==> flow/design.v <==
`timescale 1ns / 1ps
module Multiplier_25 (
    input  wire               clk,
    input  wire signed [24:0] a,
    input  wire signed [24:0] b,
    output wire signed [49:0] p
);
reg signed [24:0] a_r, b_r;
reg signed [49:0] p_1, p_2, p_3;
always @(posedge clk) begin
    a_r <= a;
    b_r <= b;
    p_1 <= a_r * b_r;
    p_2 <= p_1;
    p_3 <= p_2;
end
assign p = p_3;
endmodule
`timescale 1ns / 1ps
module Power_Spec_Cal(
           input wire clk,
           input wire rst,
           input wire dv,
           input wire [9:0] xk_index,
           input wire [24:0] fft_data_out_re,
           input wire [24:0] fft_data_out_im,
           output reg [49:0] Power_Spec,		 
           output reg data_valid,				 
           output reg dv_FFT					 
       );
reg signed [24:0] fftout_re_d;
reg signed [24:0] fftout_im_d;
wire signed [49:0] re_square;
wire signed [49:0] im_square;
reg [0:2] dv_reg;
always @(posedge clk or posedge rst)
begin : PipelineRegister_process
    if (rst == 1'b1) begin
        fftout_re_d <= 25'sb0;
        fftout_im_d <= 25'sb0;
    end
    else begin
        fftout_re_d <= fft_data_out_re;
        fftout_im_d <= fft_data_out_im;
    end
end
Multiplier_25 Multiplier_RE (
                  .clk(clk),  
                  .a(fftout_re_d),  
                  .b(fftout_re_d),  
                  .p(re_square)  
              );
Multiplier_25 Multiplier_IM (
                  .clk(clk),  
                  .a(fftout_im_d),  
                  .b(fftout_im_d),  
                  .p(im_square)  
              );
always @(posedge clk or posedge rst)
begin
    if(rst == 1)
        Power_Spec <= 0;
    else
        Power_Spec <= re_square + im_square;
end
always @(posedge clk or posedge rst)
begin
    if(rst == 1)
        data_valid <= 0;
    else
        data_valid <= dv_reg[1];
end
always @(posedge clk or posedge rst)
begin
    if(rst == 1)
    begin
        dv_reg[0] <= 0;
        dv_reg[1] <= 0;
        dv_reg[2] <= 0;
    end
    else
    begin
        dv_reg[0] <= (dv & xk_index[9]);	 
        dv_reg[1] <= dv_reg[0];
        dv_reg[2] <= dv_reg[1];
    end
end
always @(posedge clk or posedge rst)
begin
    if(rst == 1)
    begin
        dv_FFT <= 0;
    end
    else
    begin
        dv_FFT <= dv;
    end
end
endmodule
Step by step through the tools: Power_Spec_Cal
The steps from the RTL of Power_Spec_Cal to its reports follow in flow order.
Line numbers count from 1 in the design file above.
Operators carry their Yosys type and port widths (W data, S select, Z words).
Cell names lack the library's common part.
The mark n/a stands for no value.

set-up
  top = Power_Spec_Cal
  clock port = clk
  standard-cell library = sky130hd
  corner = tt_025C_1v80

Word level
Counts by Yosys on the flattened word-level netlist (proc, flatten, opt, wreduce; memories kept). Register bits leave out memories and registers merged into their read ports (data or address); mux counts leave out enables and synchronous resets folded into registers. Print and check cells are left out. Cells with the same type and inputs are merged into one.

operators by class
  add/subtract/negate cells = 1
  $mul = 2
  bitwise gates (word level) = 1

operators with widths
  cell              count
  $mul A25 B25 Y50  2
  $add A50 B50 Y50  1
  $and A1 B1 Y1     1

storage and ports
  bits in registers = 455
  output and inout bits = 52
  word-level cells = 18

Longest topological paths
Longest topological path by Yosys (ltp), each cell counted once; first at word level (registers and memories cut), then after technology mapping (sequential cells cut; the memories' decode and read muxes count).

depth
  word-level depth = 1
  ABC_AREA = 0
  gate-level depth with buffers = 28

After synthesis
Source: synth_stat.txt of the flow (Yosys; design flattened, memories mapped). It holds for the ABC_AREA given above (unset counts as 0); a run with the other value may have another netlist.

cells by type
  cell type  count
  fa_1       1213
  dfxtp_1    344
  inv_1      1404
  ha_1       353
  dfrtp_1    104
  nand2_1    401
  and2_1     237
  xnor2_1    115
  a21o_1     88
  a21oi_1    104
  nor2_1     128
  xor2_1     54
  clkbuf_1   123
  nor2b_1    46
  o21ai_0    39
  nand2b_1   23
  o21ai_1    26
  nand3_1    25

Other cell types: 65; their cells: 186.

synthesis totals
  standard cells after synthesis = 5013
  chip area (Yosys) = 52487.8 um^2
  area of sequential cells = 9489.1 um^2
  flip-flops = 448

The figures by module come from a second, unflattened synthesis with its own total; it is not the netlist above.

second synthesis, totals
  cell total of the unflattened synthesis = 5889
  area total of the unflattened synthesis = 59304.4 um^2

Each row is one instance without its submodules.

modules
  module          instances  cells  area (um^2)
  Multiplier_25   2          2714   27050.9
  Power_Spec_Cal  1          461    5202.5

Worst setup path after synthesis
Path of least setup slack by OpenSTA after synthesis, without wires, with an ideal clock, recovery checks aside; 20% of the period is set as input and as output delay. Where synthesis merged equal registers, the netlist keeps one of their names.

timing post-synthesis
  path type = register to register
  start point = register Multiplier_IM.a_r[24]
  end point = register Multiplier_IM.p_1[47]
  clock period = 8.0 ns
  setup time = 0.136 ns
  arrival time = 6.941 ns
  required time = 7.864 ns
  slack = 0.923 ns
  delay of the path = 7.077 ns
  stages on the path = 26
  period reached after synthesis = 7.077 ns

"delay of the path" = arrival - input delay + setup time.
"stages on the path": output pins that drive a net of the path, with the launching flip-flop's if there is one; two outputs of one cell count as two.
"period reached after synthesis" is the clock period less the worst setup slack; recovery checks do not enter. This is arithmetic on one report: input and output delays are still those of the set period (20% each).
Between the ends stands the longest chain of elaborated cells between them, by number of cells; it is not shown to be the way that was timed. Of several equally long chains one is given.
Each line given opens the expression or statement behind the cell; cells for indexed reads and writes are added by Yosys, which also makes memories of some case tables.

on the way, post-synthesis
  path through = dfxtp_1 -> clkbuf_1 -> clkbuf_1 -> nand2_1 -> inv_1 -> fa_1 -> fa_1 -> inv_1 -> fa_1 -> inv_1 -> fa_1 -> fa_1 -> fa_1 -> fa_1 -> ha_1 -> clkbuf_1 -> a21o_1 -> a21o_1 -> a21oi_1 -> nor2b_1 -> o21a_1 -> o21ai_1 -> nand2b_1 -> a21oi_1 -> o41ai_1 -> xor2_1
  length of the longest elaborated chain = 1
  elaborated cells between the ends (all ways) = 1
  source lines of those cells = 1

RTL lines, path post-synthesis
  element           RTL line  RTL
  from (decl)       8         reg signed [24:0] a_r, b_r;
  from (assign)     11        a_r <= a;
  $mul A25 B25 Y50  13        p_1 <= a_r * b_r;
  to (assign)       13
  to (decl)         9         reg signed [49:0] p_1, p_2, p_3;

Path in the finished layout
From the final timing report of run E: the path of least setup slack in the routed layout; clock arrival at registers is part of the times.

timing after layout
  path type = register to register
  start point = register Multiplier_IM.a_r[2]
  end point = register Multiplier_IM.p_1[48]
  clock period = 11.9 ns
  setup time = 0.06 ns
  arrival time = 8.80 ns
  required time = 12.42 ns
  slack = 3.62 ns
  stages on the path = 24

Between the ends stands the longest chain of elaborated cells between them, by number of cells; it is not shown to be the way that was timed. Of several equally long chains one is given.

on the way, after layout
  path through = dfxtp_1 -> buf_4 -> and2_1 -> fa_1 -> fa_1 -> inv_1 -> fa_1 -> inv_1 -> fa_1 -> fa_1 -> fa_1 -> inv_1 -> fa_1 -> inv_1 -> ha_1 -> a21o_1 -> a21o_1 -> a21oi_1 -> nand3_1 -> a31oi_1 -> nor2_1 -> a31oi_1 -> mux2_1 -> nor3_1
  length of the longest elaborated chain = 1
  elaborated cells between the ends (all ways) = 1
  source lines of those cells = 1

RTL lines, path after layout
  element           RTL line  RTL
  from (decl)       8         reg signed [24:0] a_r, b_r;
  from (assign)     11        a_r <= a;
  $mul A25 B25 Y50  13        p_1 <= a_r * b_r;
  to (assign)       13
  to (decl)         9         reg signed [49:0] p_1, p_2, p_3;

Wiki page: Power_Spec_Cal / flow data

Power_Spec_Cal through Yosys and OpenROAD on sky130hd: 5 stored runs, unordered, with their settings and measured results. The constraints put input and output delay at 20% of the set period each and load the outputs with 0.01 pF.
"achieved clock period (ns)": clock period set for the run, less the worst setup slack. It is reckoned from that one timing run; input and output delays stay at 20% of the period that was set.

settings of run A
{
  "ABC_AREA": 1,
  "CAP_MARGIN": 10,
  "CELL_PAD_IN_SITES_DETAIL_PLACEMENT": 2,
  "CELL_PAD_IN_SITES_GLOBAL_PLACEMENT": 0,
  "CORE_ASPECT_RATIO": 0.53,
  "CORE_MARGIN": 6,
  "CORE_UTILIZATION": 69,
  "CTS_CLUSTER_DIAMETER": 285,
  "CTS_CLUSTER_SIZE": 27,
  "GPL_ROUTABILITY_DRIVEN": 0,
  "GPL_TIMING_DRIVEN": 0,
  "MAX_ROUTING_LAYER": "met5",
  "MIN_ROUTING_LAYER": "met1",
  "SETUP_SLACK_MARGIN": 3.29,
  "SLEW_MARGIN": 25,
  "TNS_END_PERCENT": 30,
  "period_ns": 11.1
}
report of run A: did not finish, place, DPL-0033

settings of run B
{
  "ABC_AREA": 1,
  "CAP_MARGIN": 10,
  "CELL_PAD_IN_SITES_GLOBAL_PLACEMENT": 3,
  "CORE_ASPECT_RATIO": 1.37,
  "CORE_MARGIN": 6,
  "CORE_UTILIZATION": 69,
  "CTS_CLUSTER_DIAMETER": 285,
  "CTS_CLUSTER_SIZE": 27,
  "GPL_ROUTABILITY_DRIVEN": 0,
  "GPL_TIMING_DRIVEN": 0,
  "HOLD_SLACK_MARGIN": 0.26,
  "MAX_ROUTING_LAYER": "met5",
  "MIN_ROUTING_LAYER": "met2",
  "PLACE_DENSITY": 0.42,
  "SETUP_SLACK_MARGIN": 3.29,
  "SLEW_MARGIN": 35,
  "TNS_END_PERCENT": 30,
  "period_ns": 11.1
}
report of run B: did not finish, place, GPL-0301

settings of run C
{
  "ABC_AREA": 1,
  "CELL_PAD_IN_SITES_DETAIL_PLACEMENT": 2,
  "CORE_ASPECT_RATIO": 0.71,
  "CORE_MARGIN": 10,
  "MAX_ROUTING_LAYER": "met4",
  "SLEW_MARGIN": 25,
  "period_ns": 8.0,
  "CAP_MARGIN": 20,
  "CORE_UTILIZATION": 40
}
report of run C: did not finish, route, ODB-0269

settings of run D
{
  "CAP_MARGIN": 5,
  "CELL_PAD_IN_SITES_DETAIL_PLACEMENT": 2,
  "CORE_UTILIZATION": 71,
  "PLACE_DENSITY_LB_ADDON": 0.24,
  "SETUP_SLACK_MARGIN": 1.26,
  "TNS_END_PERCENT": 15,
  "period_ns": 6.27,
  "CORE_MARGIN": 2,
  "SLEW_MARGIN": 20
}
report of run D: did not finish, place, tool error

settings of run E
{
  "ABC_AREA": 0,
  "CAP_MARGIN": 10,
  "CELL_PAD_IN_SITES_GLOBAL_PLACEMENT": 1,
  "CORE_ASPECT_RATIO": 0.72,
  "CORE_MARGIN": 6,
  "CORE_UTILIZATION": 48,
  "CTS_CLUSTER_DIAMETER": 359,
  "CTS_CLUSTER_SIZE": 27,
  "MAX_ROUTING_LAYER": "met5",
  "PLACE_DENSITY": 0.42,
  "SETUP_SLACK_MARGIN": 3.29,
  "SLEW_MARGIN": 35,
  "TNS_END_PERCENT": 30,
  "period_ns": 11.9
}
report of run E
yosys chip area after synthesis (um^2): 52487.8
finish__design__die__area: 117536.0
finish__design__instance__area__stdcell: 55899.9
finish__design__instance__utilization: 0.5177
finish__timing__setup__ws: 3.616
finish__timing__setup__tns: 0.000
achieved clock period (ns): 8.284
